==> flow/design.v <==
module pow2_LUT(
    input logic [1:0] selector, 
    output logic [31:0] out
);
always_comb 
begin
    case(selector)
        2'b00: out = 32'b1_0000000000000000000000000000000;
        2'b01: out = 32'b0_1101011101000100111111001100101;
        2'b10: out = 32'b0_1011010100000100111100110011001;
        2'b11: out = 32'b0_1001100000110111111100000101000;
        default: out = 'b0;
    endcase
end
endmodule
module LPW_pow2 #(
    parameter POW_FW = 15, 
    parameter POW_BW = 16,
    parameter BW = 8, 
    parameter FW = 2
)(
    input [BW-1:0] vec_in,
    output [POW_BW-1:0] vec_out
);
wire [BW-1:FW] int_part;
wire [FW-1:0] frac_part;
wire [BW-1:FW] shift_int;
wire [31:0] LUT_out;
wire [31:0] LUT_inter;
wire [BW-1:0] comp_in;
assign comp_in = ~vec_in + 1;
assign int_part = comp_in[BW-1:FW];
assign frac_part = comp_in[FW-1:0];
pow2_LUT LUT(
    .selector(frac_part),
    .out(LUT_out)
);
assign LUT_inter = LUT_out >> int_part;
assign vec_out = LUT_inter[31:16];
endmodule
module pow2 #(
    parameter BW = 8,
    parameter VEC_SIZE = 5,
    parameter FW = 2,
    parameter POW_BW = 16,
    parameter POW_FW = 15
)(
    input [VEC_SIZE-1:0][BW-1:0] vec_in,
    input [BW-1:0] max_in,
    output [VEC_SIZE-1:0][POW_BW-1:0] pow_out
);
wire [VEC_SIZE-1:0][BW-1:0] normed_in;
genvar i;
generate
    for(i = 0; i < VEC_SIZE; i++)
    begin : c
        assign normed_in[i] = vec_in[i] - max_in;
    end
endgenerate
generate
    for (i = 0; i < VEC_SIZE; i++)
    begin : pow_gen
        LPW_pow2 #(.BW(BW), .FW(FW), .POW_BW(POW_BW), .POW_FW(POW_FW)) power_linear (
            .vec_in(normed_in[i]),
            .vec_out(pow_out[i])
        );
    end
endgenerate
endmodule
module int_max #(
    parameter BW = 8,
    parameter FW = 2,
    parameter VEC_SIZE = 5
    )(
    input wire [VEC_SIZE-1:0][BW-1:0] int_max_in,
    output wire [BW-1:0] max_out
);
wire [2*VEC_SIZE-1:1][BW-1:0] int_max_tree;
function [BW-1:0] ciel;
    input [BW-1:0] in_val;
    begin
        if(in_val[FW-1:0] != 0)
        begin
            ciel = {in_val[BW-1:FW], 2'b00} + {{BW-3{1'b0}},3'b100};
        end
        else
        begin
            ciel = {in_val[BW-1:FW], 2'b00};
        end
    end
endfunction
genvar i;
generate
    for(i = 0; i < VEC_SIZE; i = i + 1)
    begin : base
        assign int_max_tree[i + VEC_SIZE] = ciel(int_max_in[i]);
    end
    for(i = VEC_SIZE-1; i > 0; i = i - 1)
    begin : rest
        assign int_max_tree[i] = ($signed(int_max_tree[i*2]) < $signed(int_max_tree[i*2 + 1]))? int_max_tree[i*2+1] : int_max_tree[i*2];
    end
endgenerate
assign max_out = int_max_tree[1];
endmodule
module reduction #(
    parameter BW = 16,
    parameter FW = 15,
    parameter OUT_BW = 16,
    parameter OUT_FW = 6,
    parameter VEC_SIZE = 5
)(
    input wire [VEC_SIZE-1:0][BW-1:0] vec_in,
    output wire [OUT_BW-1:0] vec_out
);
    wire [2*VEC_SIZE-1:1][31:0] tree;
    genvar i;
    generate
        for(i = 0; i < VEC_SIZE; i++)
        begin : a
            assign tree[i + VEC_SIZE] = {{(32-BW){1'b0}}, vec_in[i]};
        end
        for(i = VEC_SIZE-1; i > 0; i--)
        begin : b
            assign tree[i] = tree[2*i] + tree[2*i+1];
        end
    endgenerate
    assign vec_out = tree[1][24:9];
endmodule
module unnormed_softmax #(
    parameter BW = 8,
    parameter FW = 2,
    parameter POW_BW = 16,
    parameter POW_FW = 15,
    parameter ACCUM_BW = 16,
    parameter ACCUM_FW = 6,
    parameter VEC_SIZE = 4
)(
    input [VEC_SIZE-1:0][BW-1:0] vec_in,
    output [VEC_SIZE-1:0][POW_BW-1:0] vec_out,
    output [BW-1:0] max_out,
    output [ACCUM_BW-1:0] sum_out
);
    wire [BW-1:0] max_val;
    int_max #(.BW(BW), .FW(FW), .VEC_SIZE(VEC_SIZE)) max_instance(
        .int_max_in(vec_in),
        .max_out(max_val)
    );
    wire [VEC_SIZE-1:0][POW_BW-1:0] pow_vals;
    pow2 #( .BW(BW), .VEC_SIZE(VEC_SIZE), .FW(FW), .POW_BW(POW_BW), .POW_FW(POW_FW)) pow_2_unit(
        .vec_in(vec_in),
        .max_in(max_val),
        .pow_out(pow_vals)
    );
    wire [ACCUM_BW-1:0] sum;
    reduction #(.BW(POW_BW), .FW(POW_FW), .OUT_BW(ACCUM_BW), .OUT_FW(ACCUM_FW), .VEC_SIZE(VEC_SIZE)) accum_unit(
        .vec_in(pow_vals),
        .vec_out(sum)
    );
    assign vec_out = pow_vals;
    assign sum_out = sum;
    assign max_out = max_val;
endmodule
module reciep_MLUT (
    input logic [3:0] selector,
    output logic [15:0] value
);
always_comb 
begin  
    case(selector)
        'd0: value = 16'b1000000001000001;
        'd1: value = 16'b1111111111100000;
        'd2: value = 16'b1111111111110110;
        'd3: value = 16'b1111111111111011;
        'd4: value = 16'b1111111111111101;
        'd5: value = 16'b1111111111111110;
        'd6: value = 16'b1111111111111111;
        'd7: value = 16'b1111111111111111;
        'd8: value = 16'b0;
        'd9: value = 16'b0; 
        default:
        value = 'b0;
    endcase
end
endmodule
module reciep_CLUT (
    input logic [3:0] selector,
    output logic [31:0] value
);
always_comb 
begin  
    case(selector)
        'd0: value = 32'b00000000000111111111111111000000;
        'd1: value = 32'b00000000000000000001100000000000;
        'd2: value = 32'b00000000000000000000110101010101;
        'd3: value = 32'b00000000000000000000100101010101;
        'd4: value = 32'b00000000000000000000011100110011;
        'd5: value = 32'b00000000000000000000010111011101;
        'd6: value = 32'b00000000000000000000010001001001;
        'd7: value = 32'b00000000000000000000110101010101;
        'd8: value = 32'b00000000000000000000001111000111;
        'd9: value = 32'b00000000000000000000001101100000;
        default:
        value = 'b0;
    endcase
end
endmodule
module norm #(
    parameter BW = 8,
    parameter ACCUM_BW = 16,
    parameter ACCUM_FW = 6,
    parameter VEC_SIZE = 10
)(
    input [VEC_SIZE-1:0][ACCUM_BW-1:0] vec_in,
    input [ACCUM_BW-1:0] denom_in,
    input [BW-1:0] max,
    output [VEC_SIZE-1:0][31:0] vec_out
);
logic [3:0] sel_wire;
assign sel_wire = denom_in[ACCUM_FW+3:ACCUM_FW];
wire [15:0] m_val;
wire [31:0] c_val;
wire [31:0] reciep_val_mult;
wire [31:0] reciep_val;
reciep_MLUT MLUT(
    .selector(sel_wire),
    .value(m_val)
);
reciep_CLUT CLUT(
    .selector(sel_wire),
    .value(c_val)
);
assign reciep_val_mult = m_val *  denom_in;
assign reciep_val = reciep_val_mult + c_val;
wire [VEC_SIZE-1:0][31:0] div_out;
genvar i;
generate
    for(i = 0; i < VEC_SIZE; i++) 
    begin : a
        assign div_out[i] = vec_in[i] * reciep_val;
    end
endgenerate
generate
    for(i = 0; i < VEC_SIZE; i++) 
    begin : p
        assign vec_out[i] = div_out[i];
    end
endgenerate
endmodule
module softermax #(
    parameter BW = 8,
    parameter FW = 2,
    parameter POW_BW = 16,
    parameter POW_FW = 6,
    parameter ACCUM_BW = 16,
    parameter ACCUM_FW = 6,
    parameter VEC_SIZE = 10
)(
    input clk,
    input  [VEC_SIZE*BW-1:0] unnormed_in,
    output [VEC_SIZE*32-1:0] final_softmax
);
    logic [ACCUM_BW-1:0] sum_out;
    logic [VEC_SIZE-1:0][POW_BW-1:0] pow_out;
    logic [BW-1:0] max_out;
    logic [ACCUM_BW-1:0] sum_out_q;
    logic [VEC_SIZE-1:0][POW_BW-1:0] pow_out_q;
    logic [BW-1:0] max_out_q;
    logic [VEC_SIZE-1:0][31:0] soft_out;
    logic [VEC_SIZE-1:0][31:0] soft_out_q;
    logic [VEC_SIZE-1:0][BW-1:0] unnormed_in_q;
    always_ff @(posedge clk)
    begin
        unnormed_in_q <= unnormed_in;
        sum_out_q <= sum_out;
        pow_out_q <= pow_out;
        max_out_q <= max_out;
        soft_out_q <= soft_out;
    end
    unnormed_softmax #(.VEC_SIZE(VEC_SIZE), .BW(BW), .FW(FW), .POW_BW(POW_BW), .POW_FW(POW_FW), .ACCUM_BW(ACCUM_BW), .ACCUM_FW(ACCUM_FW)) unnormed_instance(
        .vec_in(unnormed_in_q),
        .vec_out(pow_out),
        .sum_out(sum_out),
        .max_out(max_out)
    );
    norm #(.VEC_SIZE(VEC_SIZE), .BW(BW), .ACCUM_BW(ACCUM_BW), .ACCUM_FW(ACCUM_FW)) norm_unit(
        .vec_in(pow_out_q),
        .denom_in(sum_out_q),
        .max(max_out_q),
        .vec_out(soft_out)
    );
    assign final_softmax = soft_out_q;
endmodule
# Reports on softermax
# The steps from the RTL of softermax to its reports follow in flow order.
# Lines are those of the file above, counted from 1.
# Operators: Yosys type, input widths -> output width; for muxes data width and select width s.
# Cell names lack the library's common part.
# A cell with - has no value.
# design
top	softermax
clk_port	clk
cell_library	sky130hd
pvt_corner	tt_025C_1v80

# After elaboration
# Yosys after proc, flatten, opt, wreduce and memory -nomap, before mapping. Enables and synchronous resets that opt folds into registers are not counted as muxes. Print and check cells are not counted.
# Memory sizes are those after Yosys's memory passes, which may raise the word count (mostly to a power of two), join words into wider ones and drop unused or constant bits.
# bits
mem_count	2
clocked_rd_ports_x_width	37
regBits	576
inputBits	81
rom_bits	592
# memory_table
name	words	word_bits	read_ports	wr	line_no	rtl
(no name shown)	16	21	1	0	191	case(selector)
(no name shown)	16	16	1	0	169	case(selector)
# classes
muxes	29
reduce_and_logical	20
logic	10
n_cmp	9
n_eq	30
multipliers	11
shifts	10
add_sub_neg	40
# op_table
operator	count
$mul 16x32->32	10
$pmux 32 s4	10
$mul 16x16->32	1
$shr 32x6->32	10
$mux 8	19
$add 16x16->17	5
$add 8x1->8 const B	10
$add 8x3->8 const B	10
$sub 8x8->8	10
$not 8->8	10
$lt 8x8->1	9
$eq 2x2->1 const B	20
$add 17x17->18	2
$add 32x32->32	1
$add 25x17->25	1
$add 25x18->25	1
$eq 2x1->1 const B	10
$logic_not 2->1	10
$reduce_bool 2->1	10

# Longest topological paths
# Yosys ltp: most cells in a row. Word level: on the elaborated netlist, between registers, memories and ports. Mapped: between sequential cells and ports; inverters and the memories' decode and read muxes count.
# logic_depth
word_depth	20
abc_area	0
mapped_depth	97

# Mapped cells and area
# Source: synth_stat.txt of the flow (Yosys; design flattened, memories mapped). It holds for the ABC_AREA given above (unset counts as 0); a run with the other value may have another netlist.
# mapped
stdcells	16380
flip_flops	592
n_buf	890
area_um2	145304.4
sequential_area_um2	11851.4
# by_type
cell_type	count
fa_1	3253
inv_1	3512
ha_1	997
dfxtp_1	592
nand2_1	2945
and2_1	1181
xnor2_1	505
clkbuf_1	831
a21oi_1	372
nor2_1	352
xor2_1	149
mux2i_1	111
o21ai_0	183
nor2b_1	143
nand2b_1	141
xnor3_1	33
o21bai_1	95
nor3_1	136
# Not listed: further types 80, cells in them 849.
# By module: a second synthesis without flattening, with its own total; a netlist apart from the flattened one above.
# unflattened
cells_unflattened	17670
area_unflattened_um2	156662.8
# Rows give one instance, submodules left out.
# modules
module	seq_area_um2	cells	instances	mod_area_um2
norm	0.0	14363	1	123181.9
softermax	11691.2	584	1	11691.2
LPW_pow2	0.0	114	10	883.3
reduction	0.0	351	1	3749.8
int_max	0.0	424	1	3138.0
pow2	0.0	390	1	2882.8
pow2_LUT	0.0	34	10	261.5
reciep_CLUT	0.0	51	1	389.1
reciep_MLUT	0.0	27	1	181.4
unnormed_softmax	0.0	0	1	0.0

# Worst setup path after synthesis
# OpenSTA on the mapped netlist: ideal clock, no wires. The path of least setup slack (recovery checks aside). Input and output delay are each 20% of the period. Register names are those of the netlist, which keeps one name where synthesis merged equal registers.
# synth_timing
kind	register to register
from	register unnormed_in_q
to	register (name not given)
slack_ps	-450
path_delay_ps	17950
launch_ps	0
driving_pins	93
path_buffers	5
tclk_ps	17500
arrival_ps	17815
synth_period_reached_ps	17950
# "path_delay_ps" is the arrival time less input delay plus setup time.
# "driving_pins": output pins that drive a net of the path, with the launching flip-flop's if there is one; two outputs of one cell count as two.
# "synth_period_reached_ps" = period - worst setup slack (recovery checks aside). The figure is calculated, with input and output delays left at 20% of the set period.
# Where an end lacks its bit number, it is one bit of the signal, or one of the new flip-flops if synthesis recoded a state register.
# Between the ends stands the longest chain of elaborated cells between them, by number of cells; it is not shown to be the way that was timed. Of several equally long chains one is given.
# A line is the first line of the expression or statement that the cell stems from. Yosys adds cells for indexed reads and writes and turns some case tables into memories.
# synth_between
path_cell_list	dfxtp_1 > clkbuf_1 > inv_1 > ha_1 > buf_2 > nor2b_1 > xnor2_1 > ha_1 > a21o_1 > o22ai_1 > nand3_1 > a21oi_2 > mux2i_1 > inv_1 > ha_1 > nor2_1 > nand2_1 > nor2_1 > [57 not listed] > inv_1 > fa_1 > inv_1 > ha_1 > and4_1 > nand4_1 > o31a_1 > a31oi_1 > o21a_1 > nor3_2 > or2_2 > inv_1 > ha_1 > inv_1 > a211oi_1 > a211oi_1 > a31oi_1 > o211ai_1
elab_chain_len	20
# synth_rtl
element	line_no	rtl
from (decl)	270	logic [VEC_SIZE-1:0][BW-1:0] unnormed_in_q;
from (assign)	273	unnormed_in_q <= unnormed_in;
$reduce_bool 2->1	82	if(in_val[FW-1:0] != 0)
$mux 8	82
$lt 8x8->1	100	assign int_max_tree[i] = ($signed(int_max_tree[i*2]) < $signed(int_max_tree[i*2 + 1]))? int_max_tree[i*2+1] : ...
$mux 8	100
$lt 8x8->1	100
$mux 8	100
$lt 8x8->1	100
[6 not listed]	-
$eq 2x2->1	7	case(selector)
$pmux 32 s4	7
$shr 32x6->32	38	assign LUT_inter = LUT_out >> int_part;
$add 16x16->17	124	assign tree[i] = tree[2*i] + tree[2*i+1];
$add 17x17->18	124
$add 25x17->25	124
$add 25x18->25	124

# Worst path after layout
# From the final timing report of run 1: the path of least setup slack in the routed layout; clock arrival at registers is part of the times.
# The path's times are printed in steps of 10 ps; the period is the one set.
# layout_timing
kind	register to register
from	register unnormed_in_q
to	register (name not given)
driving_pins	86
arrival_ps	17470
path_buffers	6
tclk_ps	17100
launch_ps	840
slack_ps	340
# Where an end lacks its bit number, it is one bit of the signal, or one of the new flip-flops if synthesis recoded a state register.
# Between the ends stands the longest chain of elaborated cells between them, by number of cells; it is not shown to be the way that was timed. Of several equally long chains one is given.
# layout_between
path_cell_list	dfxtp_1 > inv_1 > ha_2 > and3b_2 > nand2_1 > xor2_1 > ha_4 > o221ai_2 > and2_4 > a21oi_4 > buf_6 > mux2i_4 > ha_2 > nor3_2 > mux2i_1 > o31a_1 > o21ai_4 > mux2_4 > [50 not listed] > ha_1 > inv_1 > o21bai_1 > a21oi_1 > nor2b_1 > o21ai_1 > o31a_1 > a31oi_2 > o21a_1 > o21a_1 > or2_4 > inv_4 > ha_4 > inv_2 > a211oi_2 > a211oi_2 > a31oi_1 > o211ai_1
elab_chain_len	20
# layout_rtl
element	line_no	rtl
from (decl)	270	logic [VEC_SIZE-1:0][BW-1:0] unnormed_in_q;
from (assign)	273	unnormed_in_q <= unnormed_in;
$reduce_bool 2->1	82	if(in_val[FW-1:0] != 0)
$mux 8	82
$lt 8x8->1	100	assign int_max_tree[i] = ($signed(int_max_tree[i*2]) < $signed(int_max_tree[i*2 + 1]))? int_max_tree[i*2+1] : ...
$mux 8	100
$lt 8x8->1	100
$mux 8	100
$lt 8x8->1	100
[6 not listed]	-
$eq 2x2->1	7	case(selector)
$pmux 32 s4	7
$shr 32x6->32	38	assign LUT_inter = LUT_out >> int_part;
$add 16x16->17	124	assign tree[i] = tree[2*i] + tree[2*i+1];
$add 17x17->18	124
$add 25x17->25	124
$add 25x18->25	124

# Record of 3 stored runs of the RTL-to-layout flow on softermax, platform sky130hd. The runs are unordered. Constraints: input delay and output delay 20% of the set period each, output load 0.01 pF.
# "achieved_clock_period_ps" = clock period - worst setup slack. The figure is calculated, with input and output delays left at 20% of the set period.
# Settings: - = not set for that run.
stored run	CORE_UTILIZATION	period_ns	CAP_MARGIN	CORE_MARGIN	SLEW_MARGIN	ABC_AREA	CORE_ASPECT_RATIO	CTS_CLUSTER_SIZE	GPL_ROUTABILITY_DRIVEN	GPL_TIMING_DRIVEN	MAX_ROUTING_LAYER	PLACE_DENSITY_LB_ADDON	HOLD_SLACK_MARGIN	SETUP_SLACK_MARGIN	TNS_END_PERCENT	achieved_clock_period_ps	timing.setup.ws_ps	worst_hold_slack_ps	stdcell_area_um2	post_route_util_pct	design.die.area_um2	synthesis_area_um2	setup_tns_ps
run 1	32	17.1	20	2	20	-	-	-	-	-	-	-	-	-	-	16761	339	820	163646.0	36.2	459481.0	145304.4	0
run 2	40	17.5	15	3	40	1	0.58	77	1	0	met4	0.26	-	-	-	16349	1151	682	159935.0	45.6	362108.0	141863.6	0
run 3	40	17.5	15	3	40	1	0.58	85	1	0	met4	0.26	0.25	-0.31	75	16493	1007	687	159866.0	45.6	362108.0	141863.6	0
